==> flow/design.v <==
module spi_master
(
	input                       sys_clk,
	input                       rst,
	output                      nCS,        
	output                      DCLK,       
	output                      MOSI,       
	input                       MISO,       
	input                       CPOL,
	input                       CPHA,
	input                       nCS_ctrl,
	input[15:0]                 clk_div,
	input                       wr_req,
	output                      wr_ack,
	input[7:0]                  data_in,
	output[7:0]                 data_out
);
localparam                   IDLE            = 0;
localparam                   DCLK_EDGE       = 1;
localparam                   DCLK_IDLE       = 2;
localparam                   ACK             = 3;
localparam                   LAST_HALF_CYCLE = 4;
localparam                   ACK_WAIT        = 5;
reg                          DCLK_reg;
reg[7:0]                     MOSI_shift;
reg[7:0]                     MISO_shift;
reg[2:0]                     state;
reg[2:0]                     next_state;
reg [15:0]                   clk_cnt;
reg[4:0]                     clk_edge_cnt;
assign MOSI = MOSI_shift[7];
assign DCLK = DCLK_reg;
assign data_out = MISO_shift;
assign wr_ack = (state == ACK);
assign nCS = nCS_ctrl;
always@(posedge sys_clk or posedge rst)
begin
	if(rst)
		state <= IDLE;
	else
		state <= next_state;
end
always@(*)
begin
	case(state)
		IDLE:
			if(wr_req == 1'b1)
				next_state <= DCLK_IDLE;
			else
				next_state <= IDLE;
		DCLK_IDLE:
			if(clk_cnt == clk_div)
				next_state <= DCLK_EDGE;
			else
				next_state <= DCLK_IDLE;
		DCLK_EDGE:
			if(clk_edge_cnt == 5'd15)
				next_state <= LAST_HALF_CYCLE;
			else
				next_state <= DCLK_IDLE;
		LAST_HALF_CYCLE:
			if(clk_cnt == clk_div)
				next_state <= ACK;
			else
				next_state <= LAST_HALF_CYCLE;
		ACK:
			next_state <= ACK_WAIT;
		ACK_WAIT:
			next_state <= IDLE;
		default:
			next_state <= IDLE;
	endcase
end
always@(posedge sys_clk or posedge rst)
begin
	if(rst)
		DCLK_reg <= 1'b0;
	else if(state == IDLE)
		DCLK_reg <= CPOL;
	else if(state == DCLK_EDGE)
		DCLK_reg <= ~DCLK_reg; 
end
always@(posedge sys_clk or posedge rst)
begin
	if(rst)
		clk_cnt <= 16'd0;
	else if(state == DCLK_IDLE || state == LAST_HALF_CYCLE)
		clk_cnt <= clk_cnt + 16'd1;
	else
		clk_cnt <= 16'd0;
end
always@(posedge sys_clk or posedge rst)
begin
	if(rst)
		clk_edge_cnt <= 5'd0;
	else if(state == DCLK_EDGE)
		clk_edge_cnt <= clk_edge_cnt + 5'd1;
	else if(state == IDLE)
		clk_edge_cnt <= 5'd0;
end
always@(posedge sys_clk or posedge rst)
begin
	if(rst)
		MOSI_shift <= 8'd0;
	else if(state == IDLE && wr_req)
		MOSI_shift <= data_in;
	else if(state == DCLK_EDGE)
		if(CPHA == 1'b0 && clk_edge_cnt[0] == 1'b1)
			MOSI_shift <= {MOSI_shift[6:0],MOSI_shift[7]};
		else if(CPHA == 1'b1 && (clk_edge_cnt != 5'd0 && clk_edge_cnt[0] == 1'b0))
			MOSI_shift <= {MOSI_shift[6:0],MOSI_shift[7]};
end
always@(posedge sys_clk or posedge rst)
begin
	if(rst)
		MISO_shift <= 8'd0;
	else if(state == IDLE && wr_req)
		MISO_shift <= 8'h00;
	else if(state == DCLK_EDGE)
		if(CPHA == 1'b0 && clk_edge_cnt[0] == 1'b0)
			MISO_shift <= {MISO_shift[6:0],MISO};
		else if(CPHA == 1'b1 && (clk_edge_cnt[0] == 1'b1))
			MISO_shift <= {MISO_shift[6:0],MISO};
end
endmodule
module sd_card_cmd(
	input                       sys_clk,
	input                       rst,
	input[15:0]                 spi_clk_div,                   
	input                       cmd_req,                       
	output                      cmd_req_ack,                   
	output reg                  cmd_req_error,                 
	input[47:0]                 cmd,                           
	input[7:0]                  cmd_r1,                        
	input[15:0]                 cmd_data_len,                  
	input                       block_read_req,                
	output reg                  block_read_valid,              
	output reg[7:0]             block_read_data,               
	output                      block_read_req_ack,            
	input                       block_write_req,               
	input[7:0]                  block_write_data,              
	output                      block_write_data_rd,           
	output                      block_write_req_ack,           
	output                      nCS_ctrl,                      
	output reg[15:0]            clk_div,
	output reg                  spi_wr_req,                    
	input                       spi_wr_ack,                    
	output[7:0]                 spi_data_in,                   
	input[7:0]                  spi_data_out                   
);
parameter S_IDLE         = 0;
parameter S_WAIT         = 1;
parameter S_INIT         = 2;
parameter S_CMD_PRE      = 3;
parameter S_CMD          = 4;
parameter S_CMD_DATA     = 5;
parameter S_READ_WAIT    = 6;
parameter S_READ         = 7;
parameter S_READ_ACK     = 8;
parameter S_WRITE_TOKEN  = 9;
parameter S_WRITE_DATA_0 = 10;
parameter S_WRITE_DATA_1 = 11;
parameter S_WRITE_CRC    = 12;
parameter S_WRITE_SUC    = 13;
parameter S_WRITE_BUSY   = 14;
parameter S_WRITE_ACK    = 15;
parameter S_ERR          = 16;
parameter S_END          = 17;
reg[4:0]                      state;
reg                           CS_reg;
reg[15:0]                     byte_cnt;
reg[7:0]                      send_data;
wire[7:0]                     data_recv;
reg[9:0]                      wr_data_cnt;
assign cmd_req_ack = (state == S_END);
assign block_read_req_ack = (state == S_READ_ACK);
assign block_write_req_ack= (state == S_WRITE_ACK);
assign block_write_data_rd = (state == S_WRITE_DATA_0);
assign spi_data_in = send_data;
assign data_recv = spi_data_out;
assign nCS_ctrl = CS_reg;
always@(posedge sys_clk or posedge rst)
begin
	if(rst == 1'b1)
	begin
		CS_reg <= 1'b1;
		spi_wr_req <= 1'b0;
		byte_cnt <= 16'd0;
		clk_div <= 16'd0;
		send_data <= 8'hff;
		state <= S_IDLE;
		cmd_req_error <= 1'b0;
		wr_data_cnt <= 10'd0;
	end
	else
		case(state)
			S_IDLE:
			begin
				state <= S_INIT;
				clk_div <= spi_clk_div;
				CS_reg <= 1'b1;
			end
			S_INIT:
			begin
				if(spi_wr_ack == 1'b1)
				begin
					if(byte_cnt >= 16'd10)
					begin
						byte_cnt <= 16'd0;
						spi_wr_req <= 1'b0;
						state <= S_WAIT;
					end
					begin
						byte_cnt <= byte_cnt + 16'd1;
					end
				end
				else
				begin
					spi_wr_req <= 1'b1;
					send_data <= 8'hff;
				end
			end
			S_WAIT:
			begin
				cmd_req_error <= 1'b0;
				wr_data_cnt <= 10'd0;
				if(cmd_req == 1'b1)
					state <= S_CMD_PRE;
				else if(block_read_req == 1'b1)
					state <= S_READ_WAIT;
				else if(block_write_req == 1'b1)
					state <= S_WRITE_TOKEN;
				clk_div <= spi_clk_div;
			end
			S_CMD_PRE:
			begin
				if(spi_wr_ack == 1'b1)
				begin
					state <= S_CMD;
					spi_wr_req <= 1'b0;
					byte_cnt <= 16'd0;
				end
				else
				begin
					spi_wr_req <= 1'b1;
					CS_reg <= 1'b1;
					send_data <= 8'hff;
				end
			end
			S_CMD:
			begin
				if(spi_wr_ack == 1'b1)
				begin
					if((byte_cnt == 16'hffff) || (data_recv != cmd_r1 && data_recv[7] == 1'b0))
					begin
						state <= S_ERR;
						spi_wr_req <= 1'b0;
						byte_cnt <= 16'd0;
					end
					else if(data_recv == cmd_r1)
					begin
						spi_wr_req <= 1'b0;
						if(cmd_data_len != 16'd0)
						begin
							state <= S_CMD_DATA;
							byte_cnt <= 16'd0;
						end
						else
						begin
							state <= S_END;
							byte_cnt <= 16'd0;
						end
					end
					else
						byte_cnt <=  byte_cnt + 16'd1;
				end
				else
				begin
					spi_wr_req <= 1'b1;
					CS_reg <= 1'b0;
					if(byte_cnt == 16'd0)
						send_data <= (cmd[47:40] | 8'h40);
					else if(byte_cnt == 16'd1)
						send_data <= cmd[39:32];
					else if(byte_cnt == 16'd2)
						send_data <= cmd[31:24];
					else if(byte_cnt == 16'd3)
						send_data <= cmd[23:16];
					else if(byte_cnt == 16'd4)
						send_data <= cmd[15:8];
					else if(byte_cnt == 16'd5)
						send_data <= cmd[7:0];
					else
						send_data <= 8'hff;
				end
			end
			S_CMD_DATA:
			begin
				if(spi_wr_ack == 1'b1)
				begin
					if(byte_cnt == cmd_data_len - 16'd1)
					begin
						state <= S_END;
						spi_wr_req <= 1'b0;
						byte_cnt <= 16'd0;
					end
					else
					begin
						byte_cnt <= byte_cnt + 16'd1;
					end
				end
				else
				begin
					spi_wr_req <= 1'b1;
					send_data <= 8'hff;
				end
			end
			S_READ_WAIT:
			begin
				if(spi_wr_ack == 1'b1 && data_recv == 8'hfe)
				begin
					spi_wr_req <= 1'b0;
					state <= S_READ;
					byte_cnt <= 16'd0;
				end
				else
				begin
					spi_wr_req <= 1'b1;
					send_data <= 8'hff;
				end
			end
			S_READ:
			begin
				if(spi_wr_ack == 1'b1)
				begin
					if(byte_cnt == 16'd513)
					begin
						state <= S_READ_ACK;
						spi_wr_req <= 1'b0;
						byte_cnt <= 16'd0;
					end
					else
					begin
						byte_cnt <= byte_cnt + 16'd1;
					end
				end
				else
				begin
					spi_wr_req <= 1'b1;
					send_data <= 8'hff;
				end
			end
			S_WRITE_TOKEN:
				if(spi_wr_ack == 1'b1)
				begin
					state <= S_WRITE_DATA_0;
					spi_wr_req <= 1'b0;
					byte_cnt <= 16'd0;  
				end
				else
				begin
					spi_wr_req <= 1'b1;
					send_data <= 8'hfe;
				end
			S_WRITE_DATA_0:
			begin
				state <= S_WRITE_DATA_1;
				wr_data_cnt <= wr_data_cnt + 10'd1;
			end
			S_WRITE_DATA_1:
			begin
				if(spi_wr_ack == 1'b1 && wr_data_cnt == 10'd512)
				begin
					state <= S_WRITE_CRC;
					spi_wr_req <= 1'b0;
				end
				else if(spi_wr_ack == 1'b1)
				begin
					state <= S_WRITE_DATA_0;
					spi_wr_req <= 1'b0;
				end
				else
				begin
					spi_wr_req <= 1'b1;
					send_data <= block_write_data;
				end
			end
			S_WRITE_CRC:
			begin
				if(spi_wr_ack == 1'b1)
				begin
					if(byte_cnt == 16'd1)
					begin
						state <= S_WRITE_SUC;
						spi_wr_req <= 1'b0;
						byte_cnt <= 16'd0;
					end
					else
					begin
						byte_cnt <= byte_cnt + 16'd1;
					end
				end
				else
				begin
					spi_wr_req <= 1'b1;
					send_data <= 8'hff;
				end
			end
			S_WRITE_SUC :
			begin
				if(spi_wr_ack == 1'b1)
				begin
					if(data_recv[4:0] == 5'b00101)
					begin
						state <= S_WRITE_BUSY;
						spi_wr_req <= 1'b0;
					end
				end
				else
				begin
					spi_wr_req <= 1'b1;
					send_data <= 8'hff;
				end
			end
			S_WRITE_BUSY :
			begin
				if(spi_wr_ack == 1'b1)
				begin
					if(data_recv == 8'hff)
					begin
						state <= S_WRITE_ACK;
						spi_wr_req <= 1'b0;
					end
				end
				else
				begin
					spi_wr_req <= 1'b1;
					send_data <= 8'hff;
				end
			end
			S_ERR:
			begin
				state <= S_END;
				cmd_req_error <= 1'b1;
			end
			S_READ_ACK,S_WRITE_ACK,S_END:
			begin
				state <= S_WAIT;
			end
			default:
				state <= S_IDLE;
		endcase
end
always@(posedge sys_clk or posedge rst)
begin
	if(rst == 1'b1)
		block_read_valid <= 1'b0;
	else if(state == S_READ && byte_cnt < 16'd512)
		block_read_valid <= spi_wr_ack;
	else
		block_read_valid <= 1'b0;
end
always@(posedge sys_clk or posedge rst)
begin
	if(rst == 1'b1)
		block_read_data <= 8'd0;
	else if(state == S_READ && spi_wr_ack == 1'b1)
		block_read_data <= data_recv;
end
endmodule
module sd_card_sec_read_write
#(
	parameter  SPI_LOW_SPEED_DIV = 248,          
	parameter  SPI_HIGH_SPEED_DIV = 0            
)
(
	input            clk,
	input            rst,
	output reg       sd_init_done,
	input            sd_sec_read,
	input[31:0]      sd_sec_read_addr,
	output[7:0]      sd_sec_read_data,
	output           sd_sec_read_data_valid,
	output           sd_sec_read_end,
	input            sd_sec_write,
	input[31:0]      sd_sec_write_addr,
	input[7:0]       sd_sec_write_data,
	output           sd_sec_write_data_req,
	output           sd_sec_write_end,
	output reg[15:0] spi_clk_div,
	output reg       cmd_req,
	input            cmd_req_ack,
	input            cmd_req_error,
	output reg[47:0] cmd,
	output reg[7:0]  cmd_r1,
	output reg[15:0] cmd_data_len,
	output reg       block_read_req,
	input            block_read_valid,
	input[7:0]       block_read_data,
	input            block_read_req_ack,
	output reg       block_write_req,
	output[7:0]      block_write_data,
	input            block_write_data_rd,
	input            block_write_req_ack
);
reg[7:0] read_data;
reg[31:0] timer;
localparam S_IDLE               = 0;
localparam S_CMD0               = 1;
localparam S_CMD8               = 2;
localparam S_CMD55              = 3;
localparam S_CMD41              = 4;
localparam S_CMD17              = 5;
localparam S_READ               = 6;
localparam S_CMD24              = 7;
localparam S_WRITE              = 8;
localparam S_ERR                = 14;
localparam S_WRITE_END          = 15;
localparam S_READ_END           = 16;
localparam S_WAIT_READ_WRITE    = 17;
localparam S_CMD16              = 18;
reg[4:0]                       state;
reg[31:0]                      sec_addr;
assign sd_sec_read_data_valid = (state == S_READ) && block_read_valid;
assign sd_sec_read_data = block_read_data;
assign sd_sec_read_end = (state == S_READ_END);
assign sd_sec_write_data_req = (state == S_WRITE) && block_write_data_rd;
assign block_write_data = sd_sec_write_data;
assign sd_sec_write_end = (state == S_WRITE_END);
always@(posedge clk or posedge rst)
begin
	if(rst == 1'b1)
	begin
		state <= S_IDLE;
		cmd_req <= 1'b0;
		cmd_data_len <= 16'd0;
		cmd_r1 <= 8'd0;
		cmd <= 48'd0;
		spi_clk_div <= SPI_LOW_SPEED_DIV[15:0];
		block_write_req <= 1'b0;
		block_read_req <= 1'b0;
		sec_addr <= 32'd0;
		sd_init_done <= 1'b0;
	end
	else
		case(state)
			S_IDLE:
			begin
				state <= S_CMD0;
				sd_init_done <= 1'b0;
				spi_clk_div <= SPI_LOW_SPEED_DIV[15:0];
			end
			S_CMD0:
			begin
				if(cmd_req_ack & ~cmd_req_error)
				begin
					state <= S_CMD8;
					cmd_req <= 1'b0;
				end
				else
				begin
					cmd_req <= 1'b1;
					cmd_data_len <= 16'd0;
					cmd_r1 <= 8'h01;
					cmd <= {8'd0,8'h00,8'h00,8'h00,8'h00,8'h95};
				end
			end
			S_CMD8:
			begin
				if(cmd_req_ack & ~cmd_req_error)
				begin
					state <= S_CMD55;
					cmd_req <= 1'b0;
				end
				else
				begin
					cmd_req <= 1'b1;
					cmd_data_len <= 16'd4;
					cmd_r1 <= 8'h01;
					cmd <= {8'd8,8'h00,8'h00,8'h01,8'haa,8'h87};
				end
			end
			S_CMD55:
			begin
				if(cmd_req_ack & ~cmd_req_error)
				begin
					state <= S_CMD41;
					cmd_req <= 1'b0;
				end
				else
				begin
					cmd_req <= 1'b1;
					cmd_data_len <= 16'd0;
					cmd_r1 <= 8'h01;
					cmd <= {8'd55,8'h00,8'h00,8'h00,8'h00,8'hff};
				end
			end
			S_CMD41:
			begin
				if(cmd_req_ack & ~cmd_req_error)
				begin
					state <= S_CMD16;
					cmd_req <= 1'b0;
					sd_init_done <= 1'b1;
					spi_clk_div <= SPI_HIGH_SPEED_DIV[15:0];
				end
				else if(cmd_req_ack)
				begin
					state <= S_CMD55;
				end
				else
				begin
					cmd_req <= 1'b1;
					cmd_data_len <= 16'd0;
					cmd_r1 <= 8'h00;
					cmd <= {8'd41,8'h40,8'h00,8'h00,8'h00,8'hff};
				end
			end
			S_CMD16:
			begin
				if(cmd_req_ack & ~cmd_req_error)
				begin
					state <= S_WAIT_READ_WRITE;
					cmd_req <= 1'b0;
					sd_init_done <= 1'b1;
					spi_clk_div <= SPI_HIGH_SPEED_DIV[15:0];
				end
				else if(cmd_req_ack)
				begin
					state <= S_CMD55;
				end
				else
				begin
					cmd_req <= 1'b1;
					cmd_data_len <= 16'd0;
					cmd_r1 <= 8'h00;
					cmd <= {8'd16,32'd512,8'hff};
				end
			end			
			S_WAIT_READ_WRITE:
			begin
				if(sd_sec_write ==  1'b1)
				begin
					state <= S_CMD24;
					sec_addr <= sd_sec_write_addr;
				end
				else if(sd_sec_read == 1'b1)
				begin
					state <= S_CMD17;
					sec_addr <= sd_sec_read_addr;
				end
				spi_clk_div <= 16'd0;
			end
			S_CMD24:
			begin
				if(cmd_req_ack & ~cmd_req_error)
				begin
					state <= S_WRITE;
					cmd_req <= 1'b0;
				end
				else
				begin
					cmd_req <= 1'b1;
					cmd_data_len <= 16'd0;
					cmd_r1 <= 8'h00;
					cmd <= {8'd24,sec_addr,8'hff};
				end
			end
			S_WRITE:
			begin
				if(block_write_req_ack == 1'b1)
				begin
					block_write_req <= 1'b0;
					state <= S_WRITE_END;
				end
				else
					block_write_req <= 1'b1;
			end
			S_CMD17:
			begin
				if(cmd_req_ack & ~cmd_req_error)
				begin
					state <= S_READ;
					cmd_req <= 1'b0;
				end
				else
				begin
					cmd_req <= 1'b1;
					cmd_data_len <= 16'd0;
					cmd_r1 <= 8'h00;
					cmd <= {8'd17,sec_addr,8'hff};
				end
			end
			S_READ:
			begin
				if(block_read_req_ack)
				begin
					state <= S_READ_END;
					block_read_req <= 1'b0;
				end
				else
				begin
					block_read_req <= 1'b1;
				end
			end
			S_WRITE_END:
			begin
				state <= S_WAIT_READ_WRITE;
			end
			S_READ_END:
			begin
				state <= S_WAIT_READ_WRITE;
			end
			default:
				state <= S_IDLE;
		endcase
end
endmodule
module sd_card_top
#(
	parameter  SPI_LOW_SPEED_DIV = 248,          
	parameter  SPI_HIGH_SPEED_DIV = 0            
)
(
	input            clk,
	input            rst,
	output           SD_nCS,                     
	output           SD_DCLK,                    
	output           SD_MOSI,                    
	input            SD_MISO,                    
	output           sd_init_done,               
	input            sd_sec_read,                
	input[31:0]      sd_sec_read_addr,           
	output[7:0]      sd_sec_read_data,           
	output           sd_sec_read_data_valid,     
	output           sd_sec_read_end,            
	input            sd_sec_write,               
	input[31:0]      sd_sec_write_addr,          
	input[7:0]       sd_sec_write_data,          
	output           sd_sec_write_data_req,      
	output           sd_sec_write_end            
);
wire[15:0]           spi_clk_div;                
wire                 cmd_req;                    
wire                 cmd_req_ack;                
wire                 cmd_req_error;              
wire[47:0]           cmd;                        
wire[7:0]            cmd_r1;                     
wire[15:0]           cmd_data_len;               
wire                 block_read_req;             
wire                 block_read_valid;           
wire[7:0]            block_read_data;            
wire                 block_read_req_ack;         
wire                 block_write_req;            
wire[7:0]            block_write_data;           
wire                 block_write_data_rd;        
wire                 block_write_req_ack;        
wire                 nCS_ctrl;                   
wire                 spi_wr_req;                 
wire                 spi_wr_ack;                 
wire[7:0]            spi_data_in;                
wire[7:0]            spi_data_out;               
wire[15:0]           clk_div;
sd_card_sec_read_write
#(
	.SPI_LOW_SPEED_DIV(SPI_LOW_SPEED_DIV),
	.SPI_HIGH_SPEED_DIV(SPI_HIGH_SPEED_DIV)
)
sd_card_sec_read_write_m0(
	.clk                            (clk                    ),
	.rst                            (rst                    ),
	.sd_init_done                   (sd_init_done           ),
	.sd_sec_read                    (sd_sec_read            ),
	.sd_sec_read_addr               (sd_sec_read_addr       ),
	.sd_sec_read_data               (sd_sec_read_data       ),
	.sd_sec_read_data_valid         (sd_sec_read_data_valid ),
	.sd_sec_read_end                (sd_sec_read_end        ),
	.sd_sec_write                   (sd_sec_write           ),
	.sd_sec_write_addr              (sd_sec_write_addr      ),
	.sd_sec_write_data              (sd_sec_write_data      ),
	.sd_sec_write_data_req          (sd_sec_write_data_req  ),
	.sd_sec_write_end               (sd_sec_write_end       ),
	.spi_clk_div                    (spi_clk_div            ),
	.cmd_req                        (cmd_req                ),
	.cmd_req_ack                    (cmd_req_ack            ),
	.cmd_req_error                  (cmd_req_error          ),
	.cmd                            (cmd                    ),
	.cmd_r1                         (cmd_r1                 ),
	.cmd_data_len                   (cmd_data_len           ),
	.block_read_req                 (block_read_req         ),
	.block_read_valid               (block_read_valid       ),
	.block_read_data                (block_read_data        ),
	.block_read_req_ack             (block_read_req_ack     ),
	.block_write_req                (block_write_req        ),
	.block_write_data               (block_write_data       ),
	.block_write_data_rd            (block_write_data_rd    ),
	.block_write_req_ack            (block_write_req_ack    )
);
sd_card_cmd sd_card_cmd_m0(
	.sys_clk                        (clk                    ),
	.rst                            (rst                    ),
	.spi_clk_div                    (spi_clk_div            ),
	.cmd_req                        (cmd_req                ),
	.cmd_req_ack                    (cmd_req_ack            ),
	.cmd_req_error                  (cmd_req_error          ),
	.cmd                            (cmd                    ),
	.cmd_r1                         (cmd_r1                 ),
	.cmd_data_len                   (cmd_data_len           ),
	.block_read_req                 (block_read_req         ),
	.block_read_req_ack             (block_read_req_ack     ),
	.block_read_data                (block_read_data        ),
	.block_read_valid               (block_read_valid       ),
	.block_write_req                (block_write_req        ),
	.block_write_data               (block_write_data       ),
	.block_write_data_rd            (block_write_data_rd    ),
	.block_write_req_ack            (block_write_req_ack    ),
	.nCS_ctrl                       (nCS_ctrl               ),
	.clk_div                        (clk_div                ),
	.spi_wr_req                     (spi_wr_req             ),
	.spi_wr_ack                     (spi_wr_ack             ),
	.spi_data_in                    (spi_data_in            ),
	.spi_data_out                   (spi_data_out           )
);
spi_master spi_master_m0(
	.sys_clk                        (clk                    ),
	.rst                            (rst                    ),
	.nCS                            (SD_nCS                 ),
	.DCLK                           (SD_DCLK                ),
	.MOSI                           (SD_MOSI                ),
	.MISO                           (SD_MISO                ),
	.clk_div                        (clk_div                ),
	.CPOL                           (1'b1                   ),
	.CPHA                           (1'b1                   ),
	.nCS_ctrl                       (nCS_ctrl               ),
	.wr_req                         (spi_wr_req             ),
	.wr_ack                         (spi_wr_ack             ),
	.data_in                        (spi_data_in            ),
	.data_out                       (spi_data_out           )
);
endmodule
--- tool output ---
### Tool chain data of sd_card_top

Module sd_card_top before and after one edit of its RTL, step after step.
Lines under "before" count in the file above, lines under "after" in the edited file.
"difference": "after" minus "before" as printed here.
Operators carry their Yosys type and port widths (W data, S select, Z words).
Cell names lack the library's common part.
The mark n/a stands for no value.

| inputs | value |
|---|---|
| top | sd_card_top |
| clock | clk |
| standard-cell library | sky130hd |
| timing corner | tt_025C_1v80 |

### Diff

Unified diff, file above to edited file.
The edited RTL no longer does the same as the RTL above: the edit was made by script, with no optimisation intended.

```diff
@@ -50,5 +50,5 @@
 				next_state <= IDLE;
 		DCLK_IDLE:
-			if(clk_cnt == clk_div)
+			if(clk_cnt < clk_div)
 				next_state <= DCLK_EDGE;
 			else
```

### Word-level counts

Yosys after proc, flatten, opt, wreduce and memory -nomap, before mapping. Memory bits, and registers merged into a memory's read port (data or address), are not among the register bits. Print and check cells are not counted. Equal cells are merged and count once.

Bit counts:

| element | before | after | difference |
|---|---|---|---|
| bits in registers | 237 | 237 | 0 |
| bits of input ports | 77 | 77 | 0 |
| elaborated cells | 334 | 335 | +1 |

Cells by class:

| element | before | after | difference |
|---|---|---|---|
| $add $sub $neg | 5 | 5 | 0 |
| magnitude comparators | 2 | 3 | +1 |
| equality and inequality tests | 105 | 105 | 0 |
| mux-type cells | 136 | 136 | 0 |
| bitwise gates (word level) | 5 | 5 | 0 |
| reductions and logical operators | 55 | 55 | 0 |

Operators with widths:

| cell | before | after | difference |
|---|---|---|---|
| $lt A16 B16 Y1 | 0 | 1 | +1 |
| $mux W5 | 37 | 37 | 0 |
| $mux W1 | 29 | 29 | 0 |
| $ne A2 B1 Y1 const B | 24 | 24 | 0 |
| $mux W8 | 22 | 22 | 0 |
| $ne A2 B2 Y1 const B | 21 | 21 | 0 |
| $mux W16 | 18 | 18 | 0 |
| $eq A5 B4 Y1 const B | 11 | 11 | 0 |
| $eq A5 B3 Y1 const B | 9 | 9 | 0 |
| $logic_and A1 B1 Y1 | 9 | 9 | 0 |
| $mux W48 | 9 | 9 | 0 |
| $ne A3 B3 Y1 const B | 8 | 8 | 0 |
| $reduce_bool A2 Y1 | 7 | 7 | 0 |
| $reduce_and A2 Y1 | 6 | 6 | 0 |
| $eq A5 B5 Y1 const B | 5 | 5 | 0 |
| $reduce_or A2 Y1 | 5 | 5 | 0 |
| $eq A5 B2 Y1 const B | 4 | 4 | 0 |
| $not A1 Y1 | 4 | 4 | 0 |
| $pmux W1 S2 | 3 | 3 | 0 |
| $reduce_and A8 Y1 | 3 | 3 | 0 |
| $add A16 B1 Y16 const B | 2 | 2 | 0 |
| $eq A16 B16 Y1 | 2 | 2 | 0 |
| $eq A16 B2 Y1 const B | 2 | 2 | 0 |
| $eq A16 B3 Y1 const B | 2 | 2 | 0 |
| $eq A3 B2 Y1 const B | 2 | 2 | 0 |
| $eq A5 B1 Y1 const B | 2 | 2 | 0 |
| $eq A8 B8 Y1 const B | 2 | 2 | 0 |
| $logic_not A5 Y1 | 2 | 2 | 0 |

Not every row of either side is listed.

### Logic depth

Longest topological path by Yosys (ltp), each cell counted once; first at word level (registers and memories cut), then after technology mapping (sequential cells cut; the memories' decode and read muxes count).

Logic depth:

| element | before | after | difference |
|---|---|---|---|
| depth after elaboration | 9 | 9 | 0 |
| ABC_AREA | 0 | 0 | n/a |
| depth in mapped cells | 9 | 10 | +1 |

### Synthesis result

Yosys stat after the flow's synthesis: flattened, memories mapped to cells. It holds for the ABC_AREA given above (unset counts as 0); a run with the other value may have another netlist.

Cell types:

| cell type | before | after | difference |
|---|---|---|---|
| nand3_1 | 74 | 33 | -41 |
| o21ai_0 | 88 | 124 | +36 |
| nand2_1 | 179 | 204 | +25 |
| a21oi_1 | 30 | 47 | +17 |
| inv_1 | 33 | 42 | +9 |
| and3_1 | 16 | 7 | -9 |
| o211ai_1 | 3 | 12 | +9 |
| a22o_1 | 12 | 4 | -8 |
| buf_2 | 4 | 12 | +8 |
| mux2i_1 | 42 | 47 | +5 |
| nor2b_1 | 13 | 8 | -5 |
| ha_1 | 11 | 16 | +5 |
| o21ai_1 | 9 | 4 | -5 |
| clkbuf_1 | 39 | 43 | +4 |
| a31oi_1 | 10 | 6 | -4 |
| buf_1 | 8 | 4 | -4 |
| a32o_1 | 6 | 2 | -4 |
| and4_1 | 5 | 1 | -4 |

Not every row of either side is listed.

Synthesis totals:

| element | before | after | difference |
|---|---|---|---|
| standard cells after synthesis | 1021 | 1063 | +42 |
| cell area after synthesis (sq um) | 9676.8 | 9923.3 | +246.5 |
| sequential part of the area (sq um) | 5044.8 | 5044.8 | 0.0 |
| flip-flop cells | 201 | 201 | 0 |
| buffers | 53 | 62 | +9 |

By module: a second synthesis without flattening, with its own total; a netlist apart from the flattened one above.

Second synthesis, totals:

| element | before | after | difference |
|---|---|---|---|
| cell total of the unflattened synthesis | 1199 | 1217 | +18 |
| area total of the unflattened synthesis (sq um) | 11584.9 | 11808.8 | +223.9 |

Each row is one instance without its submodules.

Modules, before:

| module | instances | cells | area (sq um) | sequential area (sq um) |
|---|---|---|---|---|
| sd_card_cmd | 1 | 527 | 4807.1 | 2014.4 |
| sd_card_sec_read_write | 1 | 449 | 4580.6 | 2329.7 |
| spi_master | 1 | 222 | 2193.4 | 1102.3 |
| sd_card_top | 1 | 1 | 3.8 | 0.0 |

Modules, after:

| module | instances | cells | area (sq um) | sequential area (sq um) |
|---|---|---|---|---|
| sd_card_cmd | 1 | 523 | 4799.6 | 2014.4 |
| sd_card_sec_read_write | 1 | 449 | 4580.6 | 2329.7 |
| spi_master | 1 | 244 | 2424.8 | 1102.3 |
| sd_card_top | 1 | 1 | 3.8 | 0.0 |

### Worst setup path after synthesis

Source: OpenSTA report_checks on the synthesized netlist (no wires, ideal clock, input and output delay 20% of the period each), path of least setup slack; recovery checks are left aside. Register names are those of the netlist, which keeps one name where synthesis merged equal registers.

Timing path after synthesis:

| element | before | after | difference |
|---|---|---|---|
| kind | register to register | input to register | n/a |
| start point | reg sd_card_cmd_m0.byte_cnt[0] | in sd_sec_write | n/a |
| end point | reg sd_card_cmd_m0.byte_cnt[15] | reg sd_card_sec_read_write_m0.sec_addr[10] | n/a |
| clock period (ps) | 5000 | 5000 | 0 |
| external input delay (ps) | n/a | 1000 | n/a |
| time at the first pin (ps) | 0 | 1000 | +1000 |
| arrival (ps) | 2313 | 2079 | -234 |
| required time (ps) | 4867 | 4867 | 0 |
| setup slack (ps) | 2555 | 2788 | +233 |
| delay of the path (ps) | 2446 | 1212 | -1234 |
| driving pins on the path | 9 | 4 | -5 |
| buffers on the path | 1 | 2 | +1 |
| synthesis period reached (ps) | 2445 | 2212 | -233 |

"delay of the path" = arrival - input delay + setup time.
"driving pins on the path": output pins that drive a net of the path, with the launching flip-flop's if there is one; two outputs of one cell count as two.
"synthesis period reached" is the clock period less the worst setup slack; recovery checks do not enter. This is arithmetic on one report: input and output delays are still those of the set period (20% each).
Between the ends stands the longest chain of elaborated cells between them, by number of cells; it is not shown to be the way that was timed. Of several equally long chains one is given.
Each line given opens the expression or statement behind the cell; cells for indexed reads and writes are added by Yosys, which also makes memories of some case tables.
At most two assigning lines are given for a register; there are more.

| on the way, after synthesis, before | value |
|---|---|
| cell sequence | dfrtp_1 ha_1 nor3b_1 nand4_1 a32o_1 nor3b_4 buf_4 a2bb2oi_1 o31ai_1 |
| length of the longest elaborated chain | 5 |
| elaborated cells on any way between the ends | 17 |
| those cells by class | add/sub (1); eq/ne (4); mux (11); reduce/logical (1) |

Ends and longest elaborated chain, after synthesis, before:

| element | RTL line | RTL |
|---|---|---|
| start, declared | 171 | `reg[15:0]                     byte_cnt;` |
| start, assigned | 214 | `byte_cnt <= byte_cnt + 16'd1;` |
| start, assigned | 275 | `byte_cnt <= byte_cnt + 16'd1;` |
| $add A16 B1 Y16 | 275 |  |
| $mux W16 | 260 | `else if(data_recv == cmd_r1)` |
| $mux W16 | 254 | `if((byte_cnt == 16'hffff) \|\| (data_recv != cmd_r1 && data_recv[7] == 1'b0))` |
| $mux W16 | 252 | `if(spi_wr_ack == 1'b1)` |
| $pmux W16 S7 | 196 | `case(state)` |
| end, assigned | 214 |  |
| end, assigned | 275 |  |
| end, declared | 171 |  |

| on the way, after synthesis, after | value |
|---|---|
| cell sequence | clkbuf_1 buf_1 mux2i_1 o21ai_0 |
| length of the longest elaborated chain | 2 |
| elaborated cells on any way between the ends | 3 |
| RTL lines with such cells | 1 |
| those cells by class | mux (1); reduce/logical (2) |

Ends and longest elaborated chain, after synthesis, after:

| element | RTL line | RTL |
|---|---|---|
| start, declared | 737 | `input sd_sec_write,` |
| $reduce_bool A2 Y1 | n/a |  |
| $reduce_and A2 Y1 | n/a |  |
| end, assigned | 645 | `sec_addr <= sd_sec_write_addr;` |
| end, assigned | 650 | `sec_addr <= sd_sec_read_addr;` |
| end, declared | 523 | `reg[31:0]                      sec_addr;` |

### Timing after layout

Path of least setup slack in the final report of the runs of set A (OpenROAD, finished layout, wires in). Where an end is a register, its clock arrival counts in the times.
The report prints the path's times to 10 ps; the period is as set.

Timing path post-layout:

| element | before | after | difference |
|---|---|---|---|
| kind | register to register | register to register | n/a |
| start point | reg sd_card_cmd_m0.byte_cnt[1] | reg sd_card_cmd_m0.byte_cnt[1] | n/a |
| end point | reg sd_card_cmd_m0.byte_cnt[3] | reg sd_card_cmd_m0.byte_cnt[10] | n/a |
| clock period (ps) | 3580 | 3580 | 0 |
| time at the first pin (ps) | 510 | 510 | 0 |
| arrival (ps) | 3550 | 3340 | -210 |
| required time (ps) | 3980 | 3960 | -20 |
| setup slack (ps) | 420 | 620 | +200 |
| driving pins on the path | 10 | 8 | -2 |
| buffers on the path | 1 | 0 | -1 |

Between the ends stands the longest chain of elaborated cells between them, by number of cells; it is not shown to be the way that was timed. Of several equally long chains one is given.
At most two assigning lines are given for a register; there are more.

| on the way, post-layout, before | value |
|---|---|
| cell sequence | dfrtp_1 inv_1 ha_1 nor3b_1 nand4_1 a21oi_1 nor3b_4 buf_4 o21ai_1 a22o_1 |
| length of the longest elaborated chain | 5 |
| elaborated cells on any way between the ends | 17 |
| those cells by class | add/sub (1); eq/ne (4); mux (11); reduce/logical (1) |

Ends and longest elaborated chain, post-layout, before:

| element | RTL line | RTL |
|---|---|---|
| start, declared | 171 | `reg[15:0]                     byte_cnt;` |
| start, assigned | 214 | `byte_cnt <= byte_cnt + 16'd1;` |
| start, assigned | 275 | `byte_cnt <= byte_cnt + 16'd1;` |
| $add A16 B1 Y16 | 275 |  |
| $mux W16 | 260 | `else if(data_recv == cmd_r1)` |
| $mux W16 | 254 | `if((byte_cnt == 16'hffff) \|\| (data_recv != cmd_r1 && data_recv[7] == 1'b0))` |
| $mux W16 | 252 | `if(spi_wr_ack == 1'b1)` |
| $pmux W16 S7 | 196 | `case(state)` |
| end, assigned | 214 |  |
| end, assigned | 275 |  |
| end, declared | 171 |  |

| on the way, post-layout, after | value |
|---|---|
| cell sequence | dfrtp_1 ha_1 nand3_1 or4_1 nand3_2 o2111ai_4 nor2_2 o21ai_0 |
| length of the longest elaborated chain | 5 |
| elaborated cells on any way between the ends | 17 |
| those cells by class | add/sub (1); eq/ne (4); mux (11); reduce/logical (1) |

Ends and longest elaborated chain, post-layout, after:

| element | RTL line | RTL |
|---|---|---|
| start, declared | 171 | `reg[15:0]                     byte_cnt;` |
| start, assigned | 214 | `byte_cnt <= byte_cnt + 16'd1;` |
| start, assigned | 275 | `byte_cnt <= byte_cnt + 16'd1;` |
| $add A16 B1 Y16 | 275 |  |
| $mux W16 | 260 | `else if(data_recv == cmd_r1)` |
| $mux W16 | 254 | `if((byte_cnt == 16'hffff) \|\| (data_recv != cmd_r1 && data_recv[7] == 1'b0))` |
| $mux W16 | 252 | `if(spi_wr_ack == 1'b1)` |
| $pmux W16 S7 | 196 | `case(state)` |
| end, assigned | 214 |  |
| end, assigned | 275 |  |
| end, declared | 171 |  |

### Layout results

Runs of the flow (Yosys, OpenROAD) on both versions; the two runs of a pair have the same settings. The constraints put input and output delay at 20% of the set period each and load the outputs with 0.01 pF.

| flow settings, set A | value |
|---|---|
| CORE_UTILIZATION | 40 |
| period_ns | 3.58 |
| CAP_MARGIN | 20 |
| CORE_MARGIN | 2 |
| SLEW_MARGIN | 20 |

Results, set A:

| element | before | after | difference |
|---|---|---|---|
| mapped cell area after synthesis (sq um) | 9676.8 | 9923.3 | +246.5 |
| die outline area (sq um) | 25451.4 | 26083.9 | +632.5 |
| standard-cell area after layout (sq um) | 11843.9 | 11922.7 | +78.8 |
| final design utilization (%) | 50.2 | 49.0 | -1.2 |
| setup slack of the worst path (ps) | 422 | 617 | +195 |
| post-route setup TNS (ps) | 0 | 0 | 0 |
| worst hold slack after layout (ps) | 429 | 419 | -10 |
| total power after layout (mW) | 5.135 | 4.735 | -0.400 |
| reached clock period (ps) | 3158 | 2963 | -195 |

| flow settings, set B | value |
|---|---|
| CORE_UTILIZATION | 32 |
| CTS_CLUSTER_SIZE | 73 |
| PLACE_DENSITY_LB_ADDON | 0.22 |
| SETUP_SLACK_MARGIN | 0.65 |
| SLEW_MARGIN | 20 |
| period_ns | 4.18 |
| CAP_MARGIN | 20 |
| CORE_MARGIN | 2 |

Results, set B:

| element | before | after | difference |
|---|---|---|---|
| mapped cell area after synthesis (sq um) | 9676.8 | 9923.3 | +246.5 |
| die outline area (sq um) | 31646.6 | 32434.2 | +787.6 |
| standard-cell area after layout (sq um) | 11788.8 | 12064.1 | +275.3 |
| final design utilization (%) | 39.7 | 39.4 | -0.3 |
| setup slack of the worst path (ps) | 934 | 1173 | +239 |
| post-route setup TNS (ps) | 0 | 0 | 0 |
| worst hold slack after layout (ps) | 436 | 425 | -11 |
| total power after layout (mW) | 4.157 | 4.285 | +0.128 |
| reached clock period (ps) | 3246 | 3007 | -239 |

"reached clock period" = clock period - worst setup slack. The figure is calculated, with input and output delays left at 20% of the set period.
By "total power after layout" is meant OpenSTA's value without simulated activity: inputs other than the clock are taken to toggle once in ten clock periods, and the tool carries that through the logic.
--- end ---
